==> flow/design.v <==
`timescale 1ns / 1ps
module get_conv_target_angle(
input signed [19:0] target_angle,
output reg signed [19:0] target_angle_conv,
output reg [2:0] quadrant_loc
    );
  always@(*)
    begin
        if ((target_angle >{16'd90,4'd0}) && (target_angle <= {16'd180,4'd0})) target_angle_conv = target_angle - {16'd90,4'd0};
        else if ((target_angle >{16'd180,4'd0}) && (target_angle <= {16'd270,4'd0})) target_angle_conv = target_angle - {16'd180,4'd0};
        else if ((target_angle > {16'd270,4'd0}) && (target_angle <= {16'd360,4'd0})) target_angle_conv = target_angle - {16'd360,4'd0};
        else target_angle_conv = target_angle;
    end 
  always@(*)
    begin
        if ((target_angle >{16'd90,4'd0}) && (target_angle <= {16'd180,4'd0})) quadrant_loc = 3'd2;
        else if ((target_angle >{16'd180,4'd0}) && (target_angle <= {16'd270,4'd0})) quadrant_loc = 3'd3;
        else if ((target_angle > {16'd270,4'd0}) && (target_angle <= {16'd360,4'd0})) quadrant_loc = 3'd4;
        else quadrant_loc = 3'd1;
    end    
endmodule
`timescale 1ns / 1ps
module output_mapping(
input signed [19:0] x, 
input signed [19:0] y,
input [2:0] quadrant_loc,
output reg signed [19:0] x_res,
output reg signed [19:0] y_res
    );
always@(*)
    begin
        if (quadrant_loc == 3'd2) x_res = -y;
        else if (quadrant_loc == 3'd3) x_res = -x;
        else  x_res = x; 
    end
 always@(*)
   begin
     if (quadrant_loc == 3'd2)       y_res = x;
     else if (quadrant_loc == 3'd3)  y_res = -y;
     else                            y_res = y; 
   end
endmodule
`timescale 1ns / 1ps
module cordic_sin_cos(clk,rst,target_angle,x_res,y_res);
 input clk,rst;   
 input signed [19:0] target_angle;    
 output reg signed [19:0] x_res;  
 output reg signed [19:0] y_res;  
 wire signed [19:0] x_res_comb;  
 wire signed [19:0] y_res_comb;  
 reg signed [19:0] x [9:0];   
 reg signed [19:0] y [9:0];   
 wire signed[19:0] arc_tan [8:0];   
 reg  signed[19:0] z[8:0];   
 reg  d[8:0];  
 wire signed [19:0] target_angle_conv;   
 wire [2:0] quadrant_loc;  
 assign arc_tan[0] = {{6{1'b0}},10'b0000101101,4'b0000};    
 assign arc_tan[1] = {{6{1'b0}},10'b0000011010,4'b1001};    
 assign arc_tan[2] = {{6{1'b0}},10'b0000001110,4'b0000};    
 assign arc_tan[3] = {{6{1'b0}},10'b0000000111,4'b0010};    
 assign arc_tan[4] = {{6{1'b0}},10'b0000000011,4'b1001};    
 assign arc_tan[5] = {{6{1'b0}},10'b0000000001,4'b1100};    
 assign arc_tan[6] = {{6{1'b0}},10'b0000000000,4'b1110};    
 assign arc_tan[7] = {{6{1'b0}},10'b0000000000,4'b0111};    
 assign arc_tan[8] = {{6{1'b0}},10'b0000000000,4'b0011};    
 get_conv_target_angle conv_angle(.target_angle(target_angle),.target_angle_conv(target_angle_conv),.quadrant_loc(quadrant_loc));
 output_mapping out_map(.x(x[9][19:0]),.y(y[9][19:0]),.quadrant_loc(quadrant_loc),.x_res(x_res_comb),.y_res(y_res_comb));
 always@(posedge clk)
  begin
    if (rst == 0)
       begin
         x_res [19:0]     <= 20'b0;
         y_res [19:0]     <= 20'b0;  
       end 
    else 
       begin
         x_res [19:0] <= x_res_comb;
         y_res [19:0] <= y_res_comb;
       end
  end
 always@(*)
   begin
      x[0] = 20'b00001001101101110001;  
      y[0] = 20'b00000000000000000000;  
      z[0] = target_angle_conv;  
      d[0] = (z[0][19] == 0) ? 1 : 0;   
   end
 always@(*)
   begin
     x[1] = (d[0] == 1) ? (x[0] - y[0]) : (x[0]+y[0]);
     y[1] = (d[0] == 1) ? (y[0] + x[0]) : (y[0]-x[0]);
     z[1] = (d[0] == 1) ? (z[0] - arc_tan[0]) : (z[0]+arc_tan[0]);
     d[1] = (z[1][19] == 0) ? 1 : 0;
     x[2] = (d[1] == 1) ? (x[1] - (y[1]>>>1)) : (x[1]+(y[1]>>>1));
     y[2] = (d[1] == 1) ? (y[1] + (x[1]>>>1)) : (y[1]-(x[1]>>>1));
     z[2] = (d[1] == 1) ? (z[1] - arc_tan[1]) : (z[1]+arc_tan[1]);
     d[2] = (z[2][19] == 0) ? 1 : 0;   
     x[3] = (d[2] == 1) ? (x[2] - (y[2]>>>2)) : (x[2]+(y[2]>>>2));
     y[3] = (d[2] == 1) ? (y[2] + (x[2]>>>2)) : (y[2]-(x[2]>>>2));
     z[3] = (d[2] == 1) ? (z[2] - arc_tan[2]) : (z[2]+arc_tan[2]);
     d[3] = (z[3][19] == 0) ? 1 : 0; 
     x[4] = (d[3] == 1) ? (x[3] - (y[3]>>>3)) : (x[3]+(y[3]>>>3));
     y[4] = (d[3] == 1) ? (y[3] + (x[3]>>>3)) : (y[3]-(x[3]>>>3));
     z[4] = (d[3] == 1) ? (z[3] - arc_tan[3]) : (z[3]+arc_tan[3]);
     d[4] = (z[4][19] == 0) ? 1 : 0; 
     x[5] = (d[4] == 1) ? (x[4] - (y[4]>>>4)) : (x[4]+(y[4]>>>4));
     y[5] = (d[4] == 1) ? (y[4] + (x[4]>>>4)) : (y[4]-(x[4]>>>4));
     z[5] = (d[4] == 1) ? (z[4] - arc_tan[4]) : (z[4]+arc_tan[4]);
     d[5] = (z[5][19] == 0) ? 1 : 0; 
     x[6] = (d[5] == 1) ? (x[5] - (y[5]>>>5)) : (x[5]+(y[5]>>>5));
     y[6] = (d[5] == 1) ? (y[5] + (x[5]>>>5)) : (y[5]-(x[5]>>>5));
     z[6] = (d[5] == 1) ? (z[5] - arc_tan[5]) : (z[5]+arc_tan[5]);
     d[6] = (z[6][19] == 0) ? 1 : 0; 
     x[7] = (d[6] == 1) ? (x[6] - (y[6]>>>6)) : (x[6]+(y[6]>>>6));
     y[7] = (d[6] == 1) ? (y[6] + (x[6]>>>6)) : (y[6]-(x[6]>>>6));
     z[7] = (d[6] == 1) ? (z[6] - arc_tan[6]) : (z[6]+arc_tan[6]);
     d[7] = (z[7][19] == 0) ? 1 : 0; 
     x[8] = (d[7] == 1) ? (x[7] - (y[7]>>>7)) : (x[7]+(y[7]>>>7));
     y[8] = (d[7] == 1) ? (y[7] + (x[7]>>>7)) : (y[7]-(x[7]>>>7));
     z[8] = (d[7] == 1) ? (z[7] - arc_tan[7]) : (z[7]+arc_tan[7]);
     d[8] = (z[8][19] == 0) ? 1 : 0; 
     x[9] = (d[8] == 1) ? (x[8] - (y[8]>>>8)) : (x[8]+(y[8]>>>8));
     y[9] = (d[8] == 1) ? (y[8] + (x[8]>>>8)) : (y[8]-(x[8]>>>8));
     z[9] = (d[8] == 1) ? (z[8] - arc_tan[8]) : (z[8]+arc_tan[8]);
     d[9] = (z[9][19] == 0) ? 1 : 0; 
   end
endmodule
### Reports on cordic_sin_cos

Tool output for the design above, in the order of the flow.
Line numbers count from 1 in the design file above.
The mark - stands for no value.

* design top: cordic_sin_cos
* clock: clk
* cell library: sky130hd
* timing corner: tt_025C_1v80

### Word-level counts

Source: Yosys, flattened and elaborated. Widths are those after wreduce. Registers that Yosys merges into a memory's read port (data or address) are not register bits. Print and check cells do not count. Equal cells are merged and count once.

* register bits after elaboration: 40
* elaborated cells: 110

* add/sub/neg operators: 53
* order comparisons: 6
* equal/unequal tests: 2
* multiplexer cells: 44
* reduce/logical cells: 3

Operators by type and width (count)
* 20-bit two-way mux: 32
* 20-bit by 11-bit subtractor with 20-bit output with constant B: 2
* 20-bit by 12-bit adder with 20-bit output: 2
* 20-bit by 12-bit subtractor with 20-bit output: 2
* 20-bit by 13-bit adder with 20-bit output: 2
* 20-bit by 13-bit subtractor with 20-bit output: 2
* 20-bit by 13-bit <= comparator with 1-bit output with constant B: 2
* 20-bit by 14-bit adder with 20-bit output: 2
* 20-bit by 14-bit subtractor with 20-bit output: 2
* 20-bit by 15-bit adder with 20-bit output: 2
* 20-bit by 15-bit subtractor with 20-bit output: 2
* 20-bit by 16-bit adder with 20-bit output: 2
* 20-bit by 16-bit subtractor with 20-bit output: 2
* 20-bit by 17-bit adder with 20-bit output: 2
* 20-bit by 17-bit subtractor with 20-bit output: 2
* 20-bit by 18-bit adder with 20-bit output: 2
* 20-bit by 18-bit subtractor with 20-bit output: 2
* 20-bit negator: 2
* 17-bit by 19-bit adder with 20-bit output with constant A: 1
* 17-bit by 19-bit subtractor with 20-bit output with constant A: 1
* 20-bit by 10-bit adder with 20-bit output with constant B: 1
* 20-bit by 10-bit subtractor with 20-bit output with constant B: 1
* 20-bit by 11-bit adder with 20-bit output with constant B: 1
* 20-bit by 11-bit greater-than comparator with 1-bit output with constant B: 1
* 20-bit by 12-bit subtractor with 20-bit output with constant B: 1
* 20-bit by 12-bit greater-than comparator with 1-bit output with constant B: 1
* 20-bit by 12-bit <= comparator with 1-bit output with constant B: 1
* 20-bit by 13-bit subtractor with 20-bit output with constant B: 1

Other operator kinds: 19; their cells: 32.

### Depth

Yosys ltp: most cells in a row. Word level: on the elaborated netlist, between registers, memories and ports. Mapped: between sequential cells and ports; inverters and the memories' decode and read muxes count.

* depth in word-level cells: 26
* ABC_AREA: 0
* gate-level depth with buffers: 152
* gate-level depth less buffers: 143

### Netlist

Source: synth_stat.txt of the flow (Yosys; design flattened, memories mapped). It holds for the ABC_AREA given above (unset counts as 0); a run with the other value may have another netlist.
Totals and module areas in this step are rounded.

Cell types
* sky130_fd_sc_hd__ha_1: count 408, total area 5.1E+03 µm²
* sky130_fd_sc_hd__xnor2_1: count 324, total area 2.84E+03 µm²
* sky130_fd_sc_hd__a21oi_1: count 288, total area 1.44E+03 µm²
* sky130_fd_sc_hd__xor2_1: count 141, total area 1.23E+03 µm²
* sky130_fd_sc_hd__nor2_1: count 272, total area 1.02E+03 µm²
* sky130_fd_sc_hd__o21ai_0: count 203, total area 1.02E+03 µm²
* sky130_fd_sc_hd__dfxtp_1: count 40, total area 800.768 µm²
* sky130_fd_sc_hd__nand2_1: count 212, total area 795.763 µm²
* sky130_fd_sc_hd__inv_1: count 210, total area 788.256 µm²
* sky130_fd_sc_hd__a21o_1: count 104, total area 780.749 µm²
* sky130_fd_sc_hd__o21bai_1: count 78, total area 585.562 µm²
* sky130_fd_sc_hd__o21a_1: count 71, total area 533.011 µm²
* sky130_fd_sc_hd__fa_1: count 19, total area 380.365 µm²
* sky130_fd_sc_hd__nor3_1: count 73, total area 365.35 µm²
* sky130_fd_sc_hd__nor2b_1: count 57, total area 356.592 µm²
* sky130_fd_sc_hd__or3_1: count 44, total area 275.264 µm²
* sky130_fd_sc_hd__nand2b_1: count 40, total area 250.24 µm²
* sky130_fd_sc_hd__nand3_1: count 42, total area 210.202 µm²

Other cell types: 79; their cells: 487.

* mapped cells: 3113
* synthesis area: 22600 µm²
* sequential part of the area: 801 µm²
* mapped flip-flops: 40

By module: a second synthesis without flattening, with its own total; a netlist apart from the flattened one above.

* cells (unflattened synthesis): 3291
* area total of the unflattened synthesis: 24000 µm²

Rows give one instance, submodules left out.

By module
* cordic_sin_cos: instances 1, cells 2911, area 21600 µm², seq. area 801 µm²
* output_mapping: instances 1, cells 270, area 1610 µm², seq. area 0.0 µm²
* (name not given): instances 1, cells 110, area 786 µm², seq. area 0.0 µm²

### Path before layout

Source: OpenSTA report_checks on the synthesized netlist (no wires, ideal clock, input and output delay 20% of the period each), path of least setup slack; recovery checks are left aside. Register names are those of the netlist, which keeps one name where synthesis merged equal registers.

* path type: input port to flip-flop
* start point: in (name not given)
* end point: reg x_res[18]
* clock period: 35000 ps
* input delay: 7000 ps
* setup time: 121 ps
* launch time at the first pin: 7000 ps
* arrival time: 34102 ps
* data required time: 34879 ps
* setup slack: 777 ps
* path delay: 27223 ps
* stages on the path: 129
* period reached after synthesis: 34223 ps

"path delay" is the arrival time less input delay plus setup time.
"stages on the path" counts driving pins, that of a launching flip-flop among them; a cell with two outputs on the path counts twice.
"period reached after synthesis" is the clock period less the worst setup slack; recovery checks do not enter. This is arithmetic on one report: input and output delays are still those of the set period (20% each).
The rows between start and end are the longest chain of elaborated cells between them; the timing report does not say that the signal goes this way. Where chains are equally long, one stands for them.
Each line given opens the expression or statement behind the cell; cells for indexed reads and writes are added by Yosys, which also makes memories of some case tables.

* cell sequence: sky130_fd_sc_hd__buf_4 > sky130_fd_sc_hd__or4_4 > sky130_fd_sc_hd__nor3b_2 > sky130_fd_sc_hd__o211ai_2 > sky130_fd_sc_hd__o2111a_1 > sky130_fd_sc_hd__o21ai_4 > sky130_fd_sc_hd__clkinv_1 > sky130_fd_sc_hd__ha_1 > sky130_fd_sc_hd__a21oi_1 > sky130_fd_sc_hd__o21bai_1 > sky130_fd_sc_hd__a21oi_1 > sky130_fd_sc_hd__o21bai_1 > sky130_fd_sc_hd__a21oi_1 > sky130_fd_sc_hd__o21bai_1 > sky130_fd_sc_hd__a21oi_1 > sky130_fd_sc_hd__o21bai_1 > sky130_fd_sc_hd__a21oi_1 > sky130_fd_sc_hd__o21bai_1 > [93 not listed] > sky130_fd_sc_hd__o21ai_0 > sky130_fd_sc_hd__a21oi_1 > sky130_fd_sc_hd__o21ai_0 > sky130_fd_sc_hd__a21oi_1 > sky130_fd_sc_hd__o21ai_0 > sky130_fd_sc_hd__a21oi_1 > sky130_fd_sc_hd__o21ai_0 > sky130_fd_sc_hd__nand2_1 > sky130_fd_sc_hd__nor2_1 > sky130_fd_sc_hd__nor2_1 > sky130_fd_sc_hd__or4_1 > sky130_fd_sc_hd__nor3_1 > sky130_fd_sc_hd__or3b_2 > sky130_fd_sc_hd__nor3_1 > sky130_fd_sc_hd__nor3b_1 > sky130_fd_sc_hd__xnor2_1 > sky130_fd_sc_hd__a211oi_1 > sky130_fd_sc_hd__nor2b_1
* length of the longest elaborated chain: 26

Ends and longest elaborated chain, post-synthesis
* start: declaration: line 46
* 20-bit by 13-bit greater-than comparator with 1-bit output: line 11
* 1-bit logical AND: line 11
* 20-bit two-way mux: line 11
* 20-bit two-way mux: line 10
* 20-bit two-way mux: line 9
* 1-bit two-way mux: line 87 `d[0] = (z[0][19] == 0) ? 1 : 0;`
* 20-bit two-way mux: line 92 `y[1] = (d[0] == 1) ? (y[0] + x[0]) : (y[0]-x[0]);`
* [12 not listed]
* 20-bit by 13-bit adder with 20-bit output: line 119 `x[8] = (d[7] == 1) ? (x[7] - (y[7]>>>7)) : (x[7]+(y[7]>>>7));`
* 20-bit two-way mux: line 119
* 20-bit by 12-bit adder with 20-bit output: line 123 `x[9] = (d[8] == 1) ? (x[8] - (y[8]>>>8)) : (x[8]+(y[8]>>>8));`
* 20-bit two-way mux: line 123
* 20-bit negator: line 33 `else if (quadrant_loc == 3'd3) x_res = -x;`
* 20-bit two-way mux: line 33
* 20-bit two-way mux: line 32 `if (quadrant_loc == 3'd2) x_res = -y;`
* end: assignment: line 73 `x_res [19:0]     <= 20'b0;`
* end: assignment: line 78 `x_res [19:0] <= x_res_comb;`
* end: declaration: line 47 `output reg signed [19:0] x_res;`

### Path in the finished layout

From the final timing report of run 1: the path of least setup slack in the routed layout; clock arrival at registers is part of the times.
The report prints the path's times to 10 ps; the period is as set.

* path type: input port to flip-flop
* start point: in (name not given)
* end point: reg x_res[18]
* clock period: 33700 ps
* input delay: 6740 ps
* setup time: 110 ps
* launch time at the first pin: 6740 ps
* arrival time: 29150 ps
* data required time: 33870 ps
* setup slack: 4720 ps
* stages on the path: 130

The rows between start and end are the longest chain of elaborated cells between them; the timing report does not say that the signal goes this way. Where chains are equally long, one stands for them.

* cell sequence: sky130_fd_sc_hd__buf_12 > sky130_fd_sc_hd__or4_4 > sky130_fd_sc_hd__nor3b_4 > sky130_fd_sc_hd__o211ai_4 > sky130_fd_sc_hd__a21oi_4 > sky130_fd_sc_hd__buf_12 > sky130_fd_sc_hd__nor2_4 > sky130_fd_sc_hd__a22oi_2 > sky130_fd_sc_hd__nor2_1 > sky130_fd_sc_hd__a221oi_2 > sky130_fd_sc_hd__ha_1 > sky130_fd_sc_hd__inv_2 > sky130_fd_sc_hd__o21bai_4 > sky130_fd_sc_hd__a21oi_2 > sky130_fd_sc_hd__o21bai_1 > sky130_fd_sc_hd__a21oi_2 > sky130_fd_sc_hd__o21bai_1 > sky130_fd_sc_hd__a21oi_2 > [94 not listed] > sky130_fd_sc_hd__xor2_1 > sky130_fd_sc_hd__ha_1 > sky130_fd_sc_hd__inv_1 > sky130_fd_sc_hd__o21bai_2 > sky130_fd_sc_hd__a21oi_4 > sky130_fd_sc_hd__o21bai_2 > sky130_fd_sc_hd__a21oi_4 > sky130_fd_sc_hd__buf_4 > sky130_fd_sc_hd__o21ai_4 > sky130_fd_sc_hd__xor2_2 > sky130_fd_sc_hd__or3_4 > sky130_fd_sc_hd__or3_4 > sky130_fd_sc_hd__nor2_4 > sky130_fd_sc_hd__nand2_2 > sky130_fd_sc_hd__o31ai_2 > sky130_fd_sc_hd__nor2_1 > sky130_fd_sc_hd__a211oi_2 > sky130_fd_sc_hd__nor2b_1
* length of the longest elaborated chain: 26

Ends and longest elaborated chain, after layout
* start: declaration: line 46
* 20-bit by 13-bit greater-than comparator with 1-bit output: line 11
* 1-bit logical AND: line 11
* 20-bit two-way mux: line 11
* 20-bit two-way mux: line 10
* 20-bit two-way mux: line 9
* 1-bit two-way mux: line 87 `d[0] = (z[0][19] == 0) ? 1 : 0;`
* 20-bit two-way mux: line 92 `y[1] = (d[0] == 1) ? (y[0] + x[0]) : (y[0]-x[0]);`
* [12 not listed]
* 20-bit by 13-bit adder with 20-bit output: line 119 `x[8] = (d[7] == 1) ? (x[7] - (y[7]>>>7)) : (x[7]+(y[7]>>>7));`
* 20-bit two-way mux: line 119
* 20-bit by 12-bit adder with 20-bit output: line 123 `x[9] = (d[8] == 1) ? (x[8] - (y[8]>>>8)) : (x[8]+(y[8]>>>8));`
* 20-bit two-way mux: line 123
* 20-bit negator: line 33 `else if (quadrant_loc == 3'd3) x_res = -x;`
* 20-bit two-way mux: line 33
* 20-bit two-way mux: line 32 `if (quadrant_loc == 3'd2) x_res = -y;`
* end: assignment: line 73 `x_res [19:0]     <= 20'b0;`
* end: assignment: line 78 `x_res [19:0] <= x_res_comb;`
* end: declaration: line 47 `output reg signed [19:0] x_res;`

Below are 3 stored runs of the flow (Yosys, OpenROAD; platform sky130hd) on cordic_sin_cos, each with its settings and what was measured, unordered. Constraints: input delay and output delay 20% of the set period each, output load 0.01 pF.
"period achieved" means the clock period less the worst setup slack. The figure is calculated, with input and output delays left at 20% of the set period.
"critical setup path time": the worst setup path's part of the clock period (all of it between registers, 20% less for each end at a port) less its slack. A launch clock that arrives late makes it longer, a capture clock that arrives late makes it shorter.
"critical setup path time" is given in steps of 10 ps.
The measured numbers are rounded.

### Run 1

==> flow/run.sh <==
#!/bin/bash
# the make line also repeats the synthesis and layout settings of config.mk as NAME=value (left out here)
make -C /OpenROAD-flow-scripts/flow DESIGN_CONFIG=/design/flow/config.mk WORK_HOME=/design/flow/orfs CLKGATE_MAP_FILE= finish
==> flow/config.mk <==
export PLATFORM = sky130hd
export DESIGN_NAME = cordic_sin_cos
export DESIGN_NICKNAME = cordic_sin_cos
export VERILOG_FILES = /design/flow/design.v
export SDC_FILE = /design/flow/constraint.sdc
export NUM_CORES = 4
export LEC_CHECK = 0
export CAP_MARGIN = 20
export CORE_MARGIN = 2
export CORE_UTILIZATION = 40
export SETUP_SLACK_MARGIN = 5.0
export SLEW_MARGIN = 20
==> flow/constraint.sdc <==
create_clock -name core_clock -period 33.7 [get_ports {clk}]
set_input_delay 6.7400 -clock core_clock [delete_from_list [all_inputs] [get_ports {clk}]]
set_output_delay 6.7400 -clock core_clock [all_outputs]
set_load 0.01 [all_outputs]

Results of run 1:
- Cell area after synthesis: 22600 µm²
- Die area: 58300 µm²
- Standard-cell area after routing: 33100 µm²
- Setup slack of the worst path: 4720 ps
- Setup total negative slack: 0 ps
- Worst hold slack: 7330 ps
- Period achieved: 28981 ps
- Critical setup path time: 22240 ps
- Critical path type: input port to flip-flop

### Run 2

==> flow/run.sh <==
#!/bin/bash
# the make line also repeats the synthesis and layout settings of config.mk as NAME=value (left out here)
make -C /OpenROAD-flow-scripts/flow DESIGN_CONFIG=/design/flow/config.mk WORK_HOME=/design/flow/orfs CLKGATE_MAP_FILE= finish
==> flow/config.mk <==
export PLATFORM = sky130hd
export DESIGN_NAME = cordic_sin_cos
export DESIGN_NICKNAME = cordic_sin_cos
export VERILOG_FILES = /design/flow/design.v
export SDC_FILE = /design/flow/constraint.sdc
export NUM_CORES = 4
export LEC_CHECK = 0
export CAP_MARGIN = 20
export CELL_PAD_IN_SITES_GLOBAL_PLACEMENT = 2
export CORE_MARGIN = 2
export CORE_UTILIZATION = 72
export GPL_ROUTABILITY_DRIVEN = 0
export GPL_TIMING_DRIVEN = 1
export SETUP_SLACK_MARGIN = 3.55
export SLEW_MARGIN = 35
export TNS_END_PERCENT = 25
==> flow/constraint.sdc <==
create_clock -name core_clock -period 31.3 [get_ports {clk}]
set_input_delay 6.2600 -clock core_clock [delete_from_list [all_inputs] [get_ports {clk}]]
set_output_delay 6.2600 -clock core_clock [all_outputs]
set_load 0.01 [all_outputs]

Outcome of run 2: no final report: placement broke off with GPL-0301

### Run 3

==> flow/run.sh <==
#!/bin/bash
# the make line also repeats the synthesis and layout settings of config.mk as NAME=value (left out here)
make -C /OpenROAD-flow-scripts/flow DESIGN_CONFIG=/design/flow/config.mk WORK_HOME=/design/flow/orfs CLKGATE_MAP_FILE= finish
==> flow/config.mk <==
export PLATFORM = sky130hd
export DESIGN_NAME = cordic_sin_cos
export DESIGN_NICKNAME = cordic_sin_cos
export VERILOG_FILES = /design/flow/design.v
export SDC_FILE = /design/flow/constraint.sdc
export NUM_CORES = 4
export LEC_CHECK = 0
export CAP_MARGIN = 20
export CORE_MARGIN = 2
export CORE_UTILIZATION = 40
export SLEW_MARGIN = 20
==> flow/constraint.sdc <==
create_clock -name core_clock -period 33.7 [get_ports {clk}]
set_input_delay 6.7400 -clock core_clock [delete_from_list [all_inputs] [get_ports {clk}]]
set_output_delay 6.7400 -clock core_clock [all_outputs]
set_load 0.01 [all_outputs]

Results of run 3:
- Cell area after synthesis: 22600 µm²
- Die area: 58300 µm²
- Standard-cell area after routing: 24900 µm²
- Setup slack of the worst path: 1860 ps
- Setup total negative slack: 0 ps
- Worst hold slack: 7300 ps
- Period achieved: 31840 ps
- Critical setup path time: 25100 ps
- Critical path type: input port to flip-flop
